==> flow/design.v <==
module C2(d00, d01, d10, d11, a1, b1, a0, b0, out);
	input d00, d01, d10, d11, a1, b1, a0, b0;
	output out;
	wire s1, s0;
	assign s1 = a1 || b1;
	assign s0 = a0 && b0;
	assign out = {s1, s0} == 2'b00 ? d00:
	     	{s1, s0} == 2'b01 ? d01:
	     	{s1, s0} == 2'b10 ? d10: d11;
endmodule
module Not(x, nx);
input x;
output nx;
C2 myc2(1'b1, 1'b1, 1'b1, 1'b0, x, x, x, x, nx);
endmodule
module Xor(a, b, c, out);
input a, b, c;
output out;
wire nc;
Not mynot(c, nc);
C2 myc2(c, nc, nc, c, a, b, a, b, out);
endmodule
module Co(a, b, c, out);
input a, b, c;
output out;
C2 myc2(1'b0, c, c, 1'b1, a, b, a, b, out);
endmodule
module FA(a, b, ci, co, res);
input a, b, ci;
output co, res;
Xor myxor(a, b, ci, res);
Co myco(a, b, ci, co);
endmodule
module And1bit(a, b, res);
input a, b;
output res;
C2 myc2(1'b0, 1'b0, 1'b0, 1'b1, a, b, a, b, res);
endmodule
module And5bit(a, b, res);
input [4:0] a, b;
output [4:0] res;
C2 myc21(1'b0, 1'b0, 1'b0, 1'b1, a[4], b[4], a[4], b[4], res[4]);
C2 myc22(1'b0, 1'b0, 1'b0, 1'b1, a[3], b[3], a[3], b[3], res[3]);
C2 myc23(1'b0, 1'b0, 1'b0, 1'b1, a[2], b[2], a[2], b[2], res[2]);
C2 myc24(1'b0, 1'b0, 1'b0, 1'b1, a[1], b[1], a[1], b[1], res[1]);
C2 myc25(1'b0, 1'b0, 1'b0, 1'b1, a[0], b[0], a[0], b[0], res[0]);
endmodule
module Or1bit(a0, a1, a2, a3, a4, a5, out);
input a0, a1, a2, a3, a4, a5;
output out;
wire w1, w2, w3, w4;
C2 myc21(1'b0, 1'b1, 1'b1, 1'b1, a0, a1, a0, a1, w1);
C2 myc22(1'b0, 1'b1, 1'b1, 1'b1, a2, a3, a2, a3, w2);
C2 myc23(1'b0, 1'b1, 1'b1, 1'b1, a4, a5, a4, a5, w3);
C2 myc24(1'b0, 1'b1, 1'b1, 1'b1, w1, w2, w1, w2, w4);
C2 myc25(1'b0, 1'b1, 1'b1, 1'b1, w4, w3, w4, w3, out);
endmodule
module Adder11(a, b, out);
	input [9:0] a, b;
	output [10:0] out;
	wire [10:0] c;
	FA FA1(a[0], b[0], 1'b0, c[0], out[0]);
	FA FA2(a[1], b[1], c[0], c[1], out[1]);
	FA FA3(a[2], b[2], c[1], c[2], out[2]);
	FA FA4(a[3], b[3], c[2], c[3], out[3]);
	FA FA5(a[4], b[4], c[3], c[4], out[4]);
	FA FA6(a[5], b[5], c[4], c[5], out[5]);
	FA FA7(a[6], b[6], c[5], c[6], out[6]);
	FA FA8(a[7], b[7], c[6], c[7], out[7]);
	FA FA9(a[8], b[8], c[7], c[8], out[8]);
	FA FA10(a[9], b[9], c[8], c[9], out[9]);
	FA FA11(a[9], b[9], c[9], c[10], out[10]);
endmodule	 
module Adder12(a, b, out);
	input [10:0] a, b;
	output [11:0] out;
	wire [11:0] c;
	FA FA1(a[0], b[0], 1'b0, c[0], out[0]);
	FA FA2(a[1], b[1], c[0], c[1], out[1]);
	FA FA3(a[2], b[2], c[1], c[2], out[2]);
	FA FA4(a[3], b[3], c[2], c[3], out[3]);
	FA FA5(a[4], b[4], c[3], c[4], out[4]);
	FA FA6(a[5], b[5], c[4], c[5], out[5]);
	FA FA7(a[6], b[6], c[5], c[6], out[6]);
	FA FA8(a[7], b[7], c[6], c[7], out[7]);
	FA FA9(a[8], b[8], c[7], c[8], out[8]);
	FA FA10(a[9], b[9], c[8], c[9], out[9]);
	FA FA11(a[10], b[10], c[9], c[10], out[10]); 
	FA FA12(a[10], b[10], c[10], c[11], out[11]);
endmodule	 
module Abs #(parameter N = 5) (a, signbit, out);
    input[N-1:0] a;
    input signbit;
    output[N-1:0] out;
    wire [10:0] tmpout;
    wire[N-1:0] not_a;
    wire co;
    genvar i;
    generate
        for (i = 0; i < N; i = i + 1) begin
            Xor xor_ins(a[i], signbit, 1'b0, not_a[i]);
        end
    endgenerate
   Adder11 adder1 ({{(10-N){1'b0}}, not_a}, {{9{1'b0}}, signbit}, tmpout);
   assign out = tmpout[N-1:0];
endmodule
module Cell(input xn, am, Sin, Cin, output Cout, Sout);
  wire t;
  And1bit myand1(xn, am, t);
  wire xortmp;
  Xor myxor(t, Sin, Cin, Sout);
  Xor myxor3(Sin, Cin, 1'b0, t1);
  And1bit myand2(t, t1, t2);
  And1bit myand3(Cin, Sin, t3);
  Or1bit myor1(t2, t3, 1'b0, 1'b0, 1'b0, 1'b0, Cout);
endmodule
module Multiplier(a_2, x_2, out);
  parameter m = 5;
  parameter n = 5;
  output [m+n-1:0] out;
  wire [m+n-1:0] product;
  input [m-1:0] a_2;
  input [n-1:0] x_2;
  wire [m-1:0] a;
  wire [n-1:0] x;
  Abs #(m) a1(a_2, a_2[m - 1], a);
  Abs #(m) a2(x_2, x_2[m - 1], x);
  wire c_partial[m*n:0] ;
  wire s_partial[m*n:0] ;
  genvar i;
  generate
    for(i=0; i<m; i=i+1)
    begin
      Cell mycell(x[0], a[i], 1'b0, 1'b0, c_partial[i], s_partial[i]);
    end
  endgenerate
  genvar j, k;
  generate
    for(k=0; k<n-1; k=k+1)
    begin
      for(j=0; j<m-1; j=j+1)
      begin
  	 Cell mycell2(x[k + 1], a[j], s_partial[m*(k + 1) + j - m + 1], c_partial[m*(k+1)+j-m], c_partial[m*(k+1)+j], s_partial[m*(k+1)+j]);
      end
    end
  endgenerate
  genvar z;
  generate
    for(z=0; z<n-1; z=z+1)
    begin
      Cell c_middle_last_col(x[z+1], a[+(m-1)], 1'b0, c_partial[m*(z+1)+(m-1)-m], c_partial[m*(z+1)+(m-1)], s_partial[m*(z+1)+(m-1)]);
    end
  endgenerate
  wire c_last_partial[m-1:0] ;
  wire s_last_partial[m-2:0] ;
  assign c_last_partial[0] = 1'b0;
  genvar l;
  generate
    for(l=0; l<m-1; l=l+1)
    begin
      FA c_last(c_partial[(n-1)*m+l], s_partial[(n-1)*m+l+1], c_last_partial[l], c_last_partial[l+1], s_last_partial[l]);
    end
  endgenerate
  generate
    for(i=0; i<n; i=i+1)
    begin
      assign product[i] = s_partial[m*i];
    end
  endgenerate
  generate
    for(i=n; i<n+m-1; i=i+1)
    begin
      assign product[i] = s_last_partial[i-n];
    end
  endgenerate
  assign product[m+n-1] = c_last_partial[m-2];
  wire signbit_res;
  Xor xor1(a_2[m-1], x_2[n-1], 1'b0, signbit_res);
  Abs #(m+n) newAbs(product, signbit_res, out);
endmodule
module Mux2to1(a, b, sel, c);
	input [4:0] a, b;
	input sel;
	output [4:0] c;
	C2 myc2(a[0], a[0], b[0], b[0], sel, sel, sel, sel, c[0]); 
	C2 myc21(a[1], a[1], b[1], b[1], sel, sel, sel, sel, c[1]);
	C2 myc22(a[2], a[2], b[2], b[2], sel, sel, sel, sel, c[2]);
	C2 myc23(a[3], a[3], b[3], b[3], sel, sel, sel, sel, c[3]);
	C2 myc24(a[4], a[4], b[4], b[4], sel, sel, sel, sel, c[4]);
endmodule    
module iszer(A, out);
input [4:0] A;
output out;
Or1bit myOr1(A[4], A[3], A[2], A[1], A[0], 1'b0, out);
endmodule
module reg5bit(a, en, clk, rst, out);
input clk, rst, en;
input [4:0] a;
output [4:0] out;
wire b4, b3, b2, b1, b0;
S2 reg4(out[4], a[4], 1'b0, 1'b0, 1'b0, 1'b0, en, en, rst, clk, b4);
S2 reg3(out[3], a[3], 1'b0, 1'b0, 1'b0, 1'b0, en, en, rst, clk, b3);
S2 reg2(out[2], a[2], 1'b0, 1'b0, 1'b0, 1'b0, en, en, rst, clk, b2);
S2 reg1(out[1], a[1], 1'b0, 1'b0, 1'b0, 1'b0, en, en, rst, clk, b1);
S2 reg0(out[0], a[0], 1'b0, 1'b0, 1'b0, 1'b0, en, en, rst, clk, b0);
assign out = {b4, b3, b2, b1, b0};
endmodule
module reg10bit(A, clk, rst, out);
input clk, rst;
input [9:0] A;
output [9:0] out;
wire b9, b8, b7, b6, b5, b4, b3, b2, b1, b0;
S2 reg9(A[9], 1'b0, 1'b0, 1'b0, 1'b0, 1'b0, 1'b0, 1'b0, rst, clk, b9);
S2 reg8(A[8], 1'b0, 1'b0, 1'b0, 1'b0, 1'b0, 1'b0, 1'b0,  rst, clk, b8);
S2 reg7(A[7], 1'b0, 1'b0, 1'b0, 1'b0, 1'b0, 1'b0, 1'b0,  rst, clk, b7);
S2 reg6(A[6], 1'b0, 1'b0, 1'b0, 1'b0, 1'b0, 1'b0, 1'b0,  rst, clk, b6);
S2 reg5(A[5], 1'b0, 1'b0, 1'b0, 1'b0, 1'b0, 1'b0, 1'b0, rst, clk, b5);
S2 reg4(A[4], 1'b0, 1'b0, 1'b0, 1'b0, 1'b0, 1'b0, 1'b0,  rst, clk, b4);
S2 reg3(A[3], 01'b0, 1'b0, 1'b0, 1'b0, 1'b0, 1'b0, 1'b0,  rst, clk, b3);
S2 reg2(A[2], 1'b0, 1'b0, 1'b0, 1'b0, 1'b0, 1'b0, 1'b0,  rst, clk, b2);
S2 reg1(A[1], 01'b0, 1'b0, 1'b0, 1'b0, 1'b0, 1'b0, 1'b0,  rst, clk, b1);
S2 reg0(A[0], 01'b0, 1'b0, 1'b0, 1'b0, 1'b0, 1'b0, 1'b0,  rst, clk, b0);
assign out = {b9, b8, b7, b6, b5, b4, b3, b2, b1, b0};
endmodule
module S2(d00, d01, d10, d11, a1, b1, a0, b0, clr, clk, out);
input d00, d01, d10, d11, a1, b1, a0, b0, clr, clk;
output reg out;
wire s1, s0, d;
assign s1 = a1 || b1;
assign s0 = a0 && b0;
assign d = {s1, s0} == 2'b00 ? d00 :
	   {s1, s0} == 2'b01 ? d01 :
	   {s1, s0} == 2'b10 ? d10 : d11;
always@(posedge clk) begin
	if (clr) out <= 1'b0;
	else out <= d;
end
endmodule
module Actfun(A, out);
input [11:0] A;
output [4:0] out;
wire lb;
wire[11:0] B;
assign lb = A[11];
C2 c0(A[11], 1'b0, 1'b0, 1'b0, lb, lb, lb, lb, B[11]);
C2 c1(A[10], 1'b0, 1'b0, 1'b0, lb, lb, lb, lb, B[10]);
C2 c2(A[9], 1'b0, 1'b0, 1'b0, lb, lb, lb, lb, B[9]);
C2 c3(A[8], 1'b0, 1'b0, 1'b0, lb, lb, lb, lb, B[8]);
C2 c4(A[7], 1'b0, 1'b0, 1'b0, lb, lb, lb, lb, B[7]);
C2 c5(A[6], 1'b0, 1'b0, 1'b0, lb, lb, lb, lb, B[6]);
C2 c6(A[5], 1'b0, 1'b0, 1'b0, lb, lb, lb, lb, B[5]);
C2 c7(A[4], 1'b0, 1'b0, 1'b0, lb, lb, lb, lb, B[4]);
C2 c8(A[3], 1'b0, 1'b0, 1'b0, lb, lb, lb, lb, B[3]);
C2 c9(A[2], 1'b0, 1'b0, 1'b0, lb, lb, lb, lb, B[2]);
C2 c10(A[1], 1'b0, 1'b0, 1'b0, lb, lb, lb, lb, B[1]);
C2 c11(A[0], 1'b0, 1'b0, 1'b0, lb, lb, lb, lb, B[0]);
assign out = {B[11], B[6:3]};
endmodule
module PU(x1, w1, x2, w2, x3, w3, x4, w4, clk, rst, out);
input [4:0] x1, x2, x3, x4, w1, w2, w3, w4;
input clk, rst;
output [4:0] out;
wire [9:0] mres1, mres2, mres3, mres4, mreg1, mreg2, mreg3, mreg4;
wire [10:0] addres1, addres2;
wire [11:0] addres3;
Multiplier mul1(x1, w1, mres1);
Multiplier mul2(x2, w2, mres2);
Multiplier mul3(x3, w3, mres3);
Multiplier mul4(x4, w4, mres4);
reg10bit reg1(mres1, clk, rst, mreg1);
reg10bit reg2(mres2, clk, rst, mreg2);
reg10bit reg3(mres3, clk, rst, mreg3);
reg10bit reg4(mres4, clk, rst, mreg4);
Adder11 add1(mreg1, mreg2, addres1);
Adder11 add2(mreg3, mreg4, addres2);
Adder12 add3(addres1, addres2, addres3);
Actfun myfun(addres3, out);
endmodule
module DataPath(clk, rst, ix1, ix2, ix3, ix4, ieps, wen, wene, sel, zer, out);
input clk, rst, wen, wene, sel;
input [4:0] ix1, ix2, ix3, ix4, ieps;
output zer;
output [4:0] out;
wire [4:0] xp1, xp2, xp3, xp4, w1, w2, w3, w4, x1, x2, x3, x4, eps, initx1, initx2, initx3, initx4;
wire zx1, zx2, zx3, zx4, nsel;
Mux2to1 mux1(ix1, xp1, sel, w1);
Mux2to1 mux2(ix2, xp2, sel, w2);
Mux2to1 mux3(ix3, xp3, sel, w3);
Mux2to1 mux4(ix4, xp4, sel, w4);
Not Not1(sel, nsel);
reg5bit my_x1(w1, wen, clk, rst, x1);
reg5bit my_x2(w2, wen, clk, rst, x2);
reg5bit my_x3(w3, wen, clk, rst, x3);
reg5bit my_x4(w4, wen, clk, rst, x4);
reg5bit my_ix1(ix1, nsel, clk, rst, initx1);
reg5bit my_ix2(ix2, nsel, clk, rst, initx2);
reg5bit my_ix3(ix3, nsel, clk, rst, initx3);
reg5bit my_ix4(ix4, nsel, clk, rst, initx4);
reg5bit my_eps(ieps, wene, clk, rst, eps);
wire [4:0] one2c = 4'b01000;
PU PU1(x1, one2c, x2, eps, x3, eps, x4, eps, clk, rst, xp1);
PU PU2(x1, eps, x2, one2c, x3, eps, x4, eps, clk, rst, xp2);
PU PU3(x1, eps, x2, eps, x3, one2c, x4, eps, clk, rst, xp3);
PU PU4(x1, eps, x2, eps, x3, eps, x4, one2c, clk, rst, xp4);
iszer zerx1(x1, zx1);
iszer zerx2(x2, zx2);
iszer zerx3(x3, zx3);
iszer zerx4(x4, zx4);
wire [4:0] resx1, resx2, resx3, resx4;
And5bit myand1({5{zx1}}, initx1, resx1);
And5bit myand2({5{zx2}}, initx2, resx2);
And5bit myand3({5{zx3}}, initx3, resx3);
And5bit myand4({5{zx4}}, initx4, resx4);
Or1bit myor1(resx1[0], resx2[0], resx3[0], resx4[0], 1'b0, 1'b0, out[0]);
Or1bit myor2(resx1[1], resx2[1], resx3[1], resx4[1], 1'b0, 1'b0, out[1]);
Or1bit myor3(resx1[2], resx2[2], resx3[2], resx4[2], 1'b0, 1'b0, out[2]);
Or1bit myor4(resx1[3], resx2[3], resx3[3], resx4[3], 1'b0, 1'b0, out[3]);
Or1bit myor5(resx1[4], resx2[4], resx3[4], resx4[4], 1'b0, 1'b0, out[4]);
wire rega1, rega2, rega3, rega4, rega5, rega6;
And1bit myand5(zx1, zx2, rega1);
And1bit myand6(zx1, zx3, rega2);
And1bit myand7(zx1, zx4, rega3);
And1bit myand8(zx2, zx3, rega4);
And1bit myand9(zx2, zx4, rega5);
And1bit myand10(zx3, zx4, rega6);
Or1bit mynewor(rega1, rega2, rega3, rega4, rega5, rega6, zer);
endmodule
module controller(clk, rst, start, zer, wen, wenep, sel, done);
	input clk, rst, start, zer;
	output wen, wenep, sel, done;
	wire Q1, Q2, Q3, Q21, Q22, Q23, Q31, Q32, wen2;
	S2 newQ1(1'b0, 1'b1, 1'b0, 1'b0, Q1, zer, Q2, Q3, rst, clk, Q1);
	C2 newQ21(1'b0, 1'b0, 1'b1, 1'b0, Q2, Q2, Q3, Q3, Q21);
	C2 newQ22(1'b0, 1'b0, 1'b0, 1'b1, Q2, Q2, zer, zer, Q22);
	C2 newQ23(1'b0, 1'b1, 1'b0, 1'b0, Q2, start, Q3, Q3, Q23);
	S2 newQ2(Q23, Q23, 1'b1, 1'b1, Q21, Q22, 1'b1, 1'b1, rst, clk, Q2);
	C2 newQ31(1'b0, 1'b0, 1'b1, 1'b0, Q2, Q2, Q3, Q3, Q31);
	C2 newQ32(1'b0, 1'b1, 1'b0, 1'b0, Q1, Q2, start, start, Q32);
	S2 newQ3(1'b0, 1'b0, 1'b1, 1'b1, Q31, Q32, 1'b1, 1'b1, rst, clk, Q3);
	C2 newwen1(1'b0, 1'b1, 1'b0, 1'b0, Q1, Q2, Q3, Q3, wenep);
	C2 newwen2(1'b0, 1'b1, 1'b0, 1'b0, Q1, Q1, Q2, Q3, sel);
	C2 newwen(1'b0, 1'b0, 1'b1, 1'b1, wenep, sel, 1'b1, 1'b1, wen);
	C2 newdone(1'b0, 1'b1, 1'b0, 1'b0, Q2, Q3, Q1, Q1, done);
endmodule
module maxfinder(clk, rst, start, x1, x2, x3, x4, eps, done, result);
input clk, start, rst;
input [4:0] x1, x2, x3, x4, eps;
output done;
output [4:0] result;
wire wen, wenep, sel, zer;
DataPath datapath(clk, rst, x1, x2, x3, x4, eps, wen, wenep, sel, zer, result);
controller con(clk, rst, start, zer, wen, wenep, sel, done);
endmodule
# From RTL to reports: maxfinder
# The steps from the RTL of maxfinder to its reports follow in flow order.
# Lines are those of the file above, counted from 1.
# Operators: Yosys type, input widths -> output width; for muxes data width and select width s.
# Library cell names are shortened.
# A cell with n/a has no value.
[setup] top_module="maxfinder" clk_port="clk" library="sky130hd" lib_corner="tt_025C_1v80"

# Word level
# Source: Yosys, flattened and elaborated, memories not mapped. Widths are those after wreduce. Registers that Yosys merges into a memory's read port (data or address) are not register bits. Print and check cells do not count.
[word_totals] regBits=128 input_bits=28 output_inout_bits=6 word_cells=12111
[op_classes] equal=2308 n_mux=5711 reduce_logical=3964
[ops] op="$mux 1" n=5711
[ops] op="$logic_not 2->1" n=2004
[ops] op="$eq 2x1->1 const B" n=1157
[ops] op="$eq 2x2->1 const B" n=1151
[ops] op="$logic_or 1x1->1" n=978
[ops] op="$logic_and 1x1->1" n=972
[ops] op="$reduce_or 2->1" n=10

# Logic depth
# Longest topological path by Yosys (ltp), each cell counted once; first at word level (registers and memories cut), then after technology mapping (sequential cells cut; the memories' decode and read muxes count).
[depth] ltp_word=125 ABC_AREA=0 ltp_mapped=31 ltp_nobuf=31

# Netlist
# The flow's flattened synthesis, as Yosys stat reports it; memories are mapped. The netlist is that of the ABC_AREA named above (0 if unset); the other value can give another one.
# Totals and module areas in this step are rounded.
[types] cell_type="ha_1" n=234 area_total_um2=2.93E+03
[types] cell_type="dfxtp_1" n=116 area_total_um2=2.32E+03
[types] cell_type="fa_1" n=114 area_total_um2=2.28E+03
[types] cell_type="inv_1" n=228 area_total_um2=855.821
[types] cell_type="and2_1" n=71 area_total_um2=444.176
[types] cell_type="nand2_1" n=114 area_total_um2=427.91
[types] cell_type="a21oi_1" n=76 area_total_um2=380.365
[types] cell_type="xnor2_1" n=41 area_total_um2=359.094
[types] cell_type="nor2b_1" n=57 area_total_um2=356.592
[types] cell_type="xor2_1" n=34 area_total_um2=297.786
[types] cell_type="nor2_1" n=55 area_total_um2=206.448
[types] cell_type="clkbuf_1" n=37 area_total_um2=138.883
[types] cell_type="o21ai_0" n=23 area_total_um2=115.11
[types] cell_type="a211oi_1" n=12 area_total_um2=90.086
[types] cell_type="a22oi_1" n=11 area_total_um2=82.579
[types] cell_type="a222oi_1" n=8 area_total_um2=80.077
[types] cell_type="nor3_1" n=15 area_total_um2=75.072
[types] cell_type="a21o_1" n=9 area_total_um2=67.565
# Other cell types: 51; their cells: 129.
[synth_totals] mapped_cells=1384 yosys_area_um2=12530 seq_area_um2=2322 ff_cells=116 n_buf=47
# The figures by module come from a second, unflattened synthesis with its own total; it is not the netlist above.
[hier_totals] cells_unflattened=33578 area_unflattened_um2=282200
# Rows give one instance, submodules left out.
[modules] mod="C2" n_inst=7782 cells=3 area_um2=30.0 mod_seq_area_um2=0.0
[modules] mod="Not" n_inst=1865 cells=2 area_um2=7.5 mod_seq_area_um2=0.0
[modules] mod="S2" n_inst=208 cells=5 area_um2=63.8 mod_seq_area_um2=20.0
[modules] mod="And1bit" n_inst=1206 cells=2 area_um2=7.5 mod_seq_area_um2=0.0
[modules] mod="Co" n_inst=728 cells=2 area_um2=7.5 mod_seq_area_um2=0.0
[modules] mod="Or1bit" n_inst=410 cells=2 area_um2=7.5 mod_seq_area_um2=0.0
[modules] mod="Cell" n_inst=400 cells=1 area_um2=3.8 mod_seq_area_um2=0.0
[modules] mod="reg10bit" n_inst=16 cells=11 area_um2=78.8 mod_seq_area_um2=0.0
[modules] mod="reg5bit" n_inst=9 cells=6 area_um2=41.3 mod_seq_area_um2=0.0
[modules] mod="Adder11" n_inst=56 cells=1 area_um2=3.8 mod_seq_area_um2=0.0
[modules] mod="Abs #(N=5)" n_inst=32 cells=1 area_um2=3.8 mod_seq_area_um2=0.0
[modules] mod="Abs #(N=10)" n_inst=16 cells=1 area_um2=3.8 mod_seq_area_um2=0.0
[modules] mod="Multiplier" n_inst=16 cells=1 area_um2=3.8 mod_seq_area_um2=0.0
[modules] mod="And5bit" n_inst=4 cells=2 area_um2=7.5 mod_seq_area_um2=0.0
# Modules not listed: 10.

# Path before layout
# Path of least setup slack by OpenSTA after synthesis, without wires, with an ideal clock, recovery checks aside; 20% of the period is set as input and as output delay. Where synthesis merged equal registers, the netlist keeps one of their names.
[synth_timing] path_kind="reg2reg" from="reg (no name shown)" to="reg datapath.my_x1.reg1.out" clock_period_ns=9.0 setup_ns=0.100 launch_ns=0.000 arrival_time_ns=5.812 t_required_ns=8.900 path_slack_ns=3.088 delay_ns=5.912 stages=25 n_path_buf=0 synth_period_reached_ns=5.912
# "delay_ns" is the arrival time less input delay plus setup time.
# "stages" counts driving pins, that of a launching flip-flop among them; a cell with two outputs on the path counts twice.
# "synth_period_reached_ns" is the clock period less the worst setup slack; recovery checks do not enter. This is arithmetic on one report: input and output delays are still those of the set period (20% each).
# Between the ends stands the longest chain of elaborated cells between them, by number of cells; it is not shown to be the way that was timed. Of several equally long chains one is given.
# A line is the first line of the expression or statement that the cell stems from. Yosys adds cells for indexed reads and writes and turns some case tables into memories.
[synth_between] cell_sequence="dfxtp_1 inv_1 ha_1 ha_1 a211oi_1 fa_1 inv_1 fa_1 fa_1 fa_1 fa_1 inv_1 fa_1 fa_1 inv_1 ha_1 a21boi_0 o31a_1 ha_1 a21oi_1 o21ai_0 a21oi_1 nor2_1 a211o_1 a2111oi_4" elab_chain_len=54 cone_cells=220 lines_between=7 cone_classes="eq/ne: 44; mux: 131; reduce/logical: 45"
[synth_lines] element="$logic_and 1x1->1" line=6 text="assign s0 = a0 && b0;"
[synth_lines] element="$eq 2x2->1" line=9 text="{s1, s0} == 2'b10 ? d10: d11;"
[synth_lines] element="$mux 1" line=9
[synth_lines] element="$mux 1" line=8 text="{s1, s0} == 2'b01 ? d01:"
[synth_lines] element="$mux 1" line=7 text="assign out = {s1, s0} == 2'b00 ? d00:"
[synth_lines] element="$eq 2x2->1" line=9
[synth_lines] element="$mux 1" line=9
[synth_lines] element="[40 not listed]"
[synth_lines] element="$mux 1" line=7
[synth_lines] element="$logic_not 2->1" line=7
[synth_lines] element="$mux 1" line=7
[synth_lines] element="$mux 1" line=8
[synth_lines] element="$mux 1" line=7
[synth_lines] element="$mux 1" line=232 text="{s1, s0} == 2'b01 ? d01 :"
[synth_lines] element="$mux 1" line=231 text="assign d = {s1, s0} == 2'b00 ? d00 :"
[synth_lines] element="end: assignment" line=235 text="if (clr) out <= 1'b0;"
[synth_lines] element="end: assignment" line=236 text="else out <= d;"
[synth_lines] element="end: declaration" line=227 text="output reg out;"

# Timing after layout
# From the final timing report of run A: the path of least setup slack in the routed layout; clock arrival at registers is part of the times.
[layout_timing] path_kind="reg2reg" from="reg datapath.PU4.reg1.reg1.out" to="reg datapath.my_x4.reg3.out" clock_period_ns=9.0 setup_ns=0.06 launch_ns=0.43 arrival_time_ns=6.68 t_required_ns=9.37 path_slack_ns=2.69 stages=22 n_path_buf=0
# Between the ends stands the longest chain of elaborated cells between them, by number of cells; it is not shown to be the way that was timed. Of several equally long chains one is given.
[layout_between] cell_sequence="dfxtp_1 inv_1 ha_1 ha_1 a211oi_1 fa_1 fa_1 fa_1 fa_1 fa_1 fa_1 fa_1 inv_1 ha_1 a21boi_0 o31a_1 ha_1 a21oi_1 o221ai_1 a21oi_1 a222oi_1 inv_1" elab_chain_len=54 cone_cells=220 lines_between=7 cone_classes="eq/ne: 44; mux: 131; reduce/logical: 45"
[layout_lines] element="start: declaration" line=227 text="output reg out;"
[layout_lines] element="start: assignment" line=235 text="if (clr) out <= 1'b0;"
[layout_lines] element="start: assignment" line=236 text="else out <= d;"
[layout_lines] element="$logic_and 1x1->1" line=6 text="assign s0 = a0 && b0;"
[layout_lines] element="$eq 2x2->1" line=9 text="{s1, s0} == 2'b10 ? d10: d11;"
[layout_lines] element="$mux 1" line=9
[layout_lines] element="$mux 1" line=8 text="{s1, s0} == 2'b01 ? d01:"
[layout_lines] element="$mux 1" line=7 text="assign out = {s1, s0} == 2'b00 ? d00:"
[layout_lines] element="$eq 2x2->1" line=9
[layout_lines] element="$mux 1" line=9
[layout_lines] element="[40 not listed]"
[layout_lines] element="$mux 1" line=7
[layout_lines] element="$logic_not 2->1" line=7
[layout_lines] element="$mux 1" line=7
[layout_lines] element="$mux 1" line=8
[layout_lines] element="$mux 1" line=7
[layout_lines] element="$mux 1" line=232 text="{s1, s0} == 2'b01 ? d01 :"
[layout_lines] element="$mux 1" line=231 text="assign d = {s1, s0} == 2'b00 ? d00 :"
[layout_lines] element="end: assignment" line=235
[layout_lines] element="end: assignment" line=236
[layout_lines] element="end: declaration" line=227

==> results <==
Measured data: module maxfinder, platform sky130hd, 4 stored runs of the flow under differing settings, order arbitrary. Input and output delays are each 20% of the period that was set; the output load is 0.01 pF.
By "achieved_period_ns" is meant the clock period of the run minus its worst setup slack. This is arithmetic on one report: input and output delays are still those of the set period (20% each).
The results are shown rounded.

[flow] run A: files
==> flow/run.sh <==
#!/bin/bash
# the make line also repeats the synthesis and layout settings of config.mk as NAME=value (left out here)
make -C /OpenROAD-flow-scripts/flow DESIGN_CONFIG=/design/flow/config.mk WORK_HOME=/design/flow/orfs CLKGATE_MAP_FILE= finish
==> flow/config.mk <==
export PLATFORM = sky130hd
export DESIGN_NAME = maxfinder
export DESIGN_NICKNAME = maxfinder
export VERILOG_FILES = /design/flow/design.v
export SDC_FILE = /design/flow/constraint.sdc
export NUM_CORES = 4
export LEC_CHECK = 0
export CAP_MARGIN = 20
export CORE_ASPECT_RATIO = 1.99
export CORE_MARGIN = 4
export CORE_UTILIZATION = 40
export GPL_ROUTABILITY_DRIVEN = 1
export MAX_ROUTING_LAYER = met4
export MIN_ROUTING_LAYER = met1
export SETUP_SLACK_MARGIN = 2.31
export SLEW_MARGIN = 20
==> flow/constraint.sdc <==
create_clock -name core_clock -period 9.0 [get_ports {clk}]
set_input_delay 1.8000 -clock core_clock [delete_from_list [all_inputs] [get_ports {clk}]]
set_output_delay 1.8000 -clock core_clock [all_outputs]
set_load 0.01 [all_outputs]

[flow] run A: metrics
[metrics] finish.utilization_frac = 0.45
[metrics] synthArea_um2 = 12530
[metrics] achieved_period_ns = 6.309
[metrics] die_footprint_um2 = 34400
[metrics] cell_area_final_um2 = 13940
[metrics] setup_ws_ns = 2.691

[flow] run B: files
==> flow/run.sh <==
#!/bin/bash
# the make line also repeats the synthesis and layout settings of config.mk as NAME=value (left out here)
make -C /OpenROAD-flow-scripts/flow DESIGN_CONFIG=/design/flow/config.mk WORK_HOME=/design/flow/orfs CLKGATE_MAP_FILE= finish
==> flow/config.mk <==
export PLATFORM = sky130hd
export DESIGN_NAME = maxfinder
export DESIGN_NICKNAME = maxfinder
export VERILOG_FILES = /design/flow/design.v
export SDC_FILE = /design/flow/constraint.sdc
export NUM_CORES = 4
export LEC_CHECK = 0
export CAP_MARGIN = 10
export CORE_MARGIN = 2
export CORE_UTILIZATION = 40
export CTS_CLUSTER_SIZE = 11
export GPL_TIMING_DRIVEN = 0
export SLEW_MARGIN = 20
==> flow/constraint.sdc <==
create_clock -name core_clock -period 9.0 [get_ports {clk}]
set_input_delay 1.8000 -clock core_clock [delete_from_list [all_inputs] [get_ports {clk}]]
set_output_delay 1.8000 -clock core_clock [all_outputs]
set_load 0.01 [all_outputs]

[flow] run B: metrics
[metrics] finish.utilization_frac = 0.455
[metrics] synthArea_um2 = 12530
[metrics] achieved_period_ns = 6.736
[metrics] die_footprint_um2 = 32760
[metrics] cell_area_final_um2 = 13980
[metrics] setup_ws_ns = 2.264

[flow] run C: files
==> flow/run.sh <==
#!/bin/bash
# the make line also repeats the synthesis and layout settings of config.mk as NAME=value (left out here)
make -C /OpenROAD-flow-scripts/flow DESIGN_CONFIG=/design/flow/config.mk WORK_HOME=/design/flow/orfs CLKGATE_MAP_FILE= finish
==> flow/config.mk <==
export PLATFORM = sky130hd
export DESIGN_NAME = maxfinder
export DESIGN_NICKNAME = maxfinder
export VERILOG_FILES = /design/flow/design.v
export SDC_FILE = /design/flow/constraint.sdc
export NUM_CORES = 4
export LEC_CHECK = 0
export CAP_MARGIN = 20
export CORE_MARGIN = 2
export CORE_UTILIZATION = 40
export SLEW_MARGIN = 20
==> flow/constraint.sdc <==
create_clock -name core_clock -period 6.57 [get_ports {clk}]
set_input_delay 1.3140 -clock core_clock [delete_from_list [all_inputs] [get_ports {clk}]]
set_output_delay 1.3140 -clock core_clock [all_outputs]
set_load 0.01 [all_outputs]

[flow] run C: metrics
[metrics] finish.utilization_frac = 0.454
[metrics] synthArea_um2 = 12530
[metrics] achieved_period_ns = 6.243
[metrics] die_footprint_um2 = 32760
[metrics] cell_area_final_um2 = 13970
[metrics] setup_ws_ns = 0.327

[flow] run D: files
==> flow/run.sh <==
#!/bin/bash
# the make line also repeats the synthesis and layout settings of config.mk as NAME=value (left out here)
make -C /OpenROAD-flow-scripts/flow DESIGN_CONFIG=/design/flow/config.mk WORK_HOME=/design/flow/orfs CLKGATE_MAP_FILE= finish
==> flow/config.mk <==
export PLATFORM = sky130hd
export DESIGN_NAME = maxfinder
export DESIGN_NICKNAME = maxfinder
export VERILOG_FILES = /design/flow/design.v
export SDC_FILE = /design/flow/constraint.sdc
export NUM_CORES = 4
export LEC_CHECK = 0
export CAP_MARGIN = 10
export CELL_PAD_IN_SITES_DETAIL_PLACEMENT = 2
export CORE_MARGIN = 9
export CORE_UTILIZATION = 35
export CTS_CLUSTER_DIAMETER = 95
export CTS_CLUSTER_SIZE = 11
export GPL_TIMING_DRIVEN = 0
export MIN_ROUTING_LAYER = met1
export SLEW_MARGIN = 10
==> flow/constraint.sdc <==
create_clock -name core_clock -period 9.0 [get_ports {clk}]
set_input_delay 1.8000 -clock core_clock [delete_from_list [all_inputs] [get_ports {clk}]]
set_output_delay 1.8000 -clock core_clock [all_outputs]
set_load 0.01 [all_outputs]

[flow] run D: metrics
[metrics] finish.utilization_frac = 0.402
[metrics] synthArea_um2 = 12530
[metrics] achieved_period_ns = 7.721
[metrics] die_footprint_um2 = 42940
[metrics] cell_area_final_um2 = 14010
[metrics] setup_ws_ns = 1.279
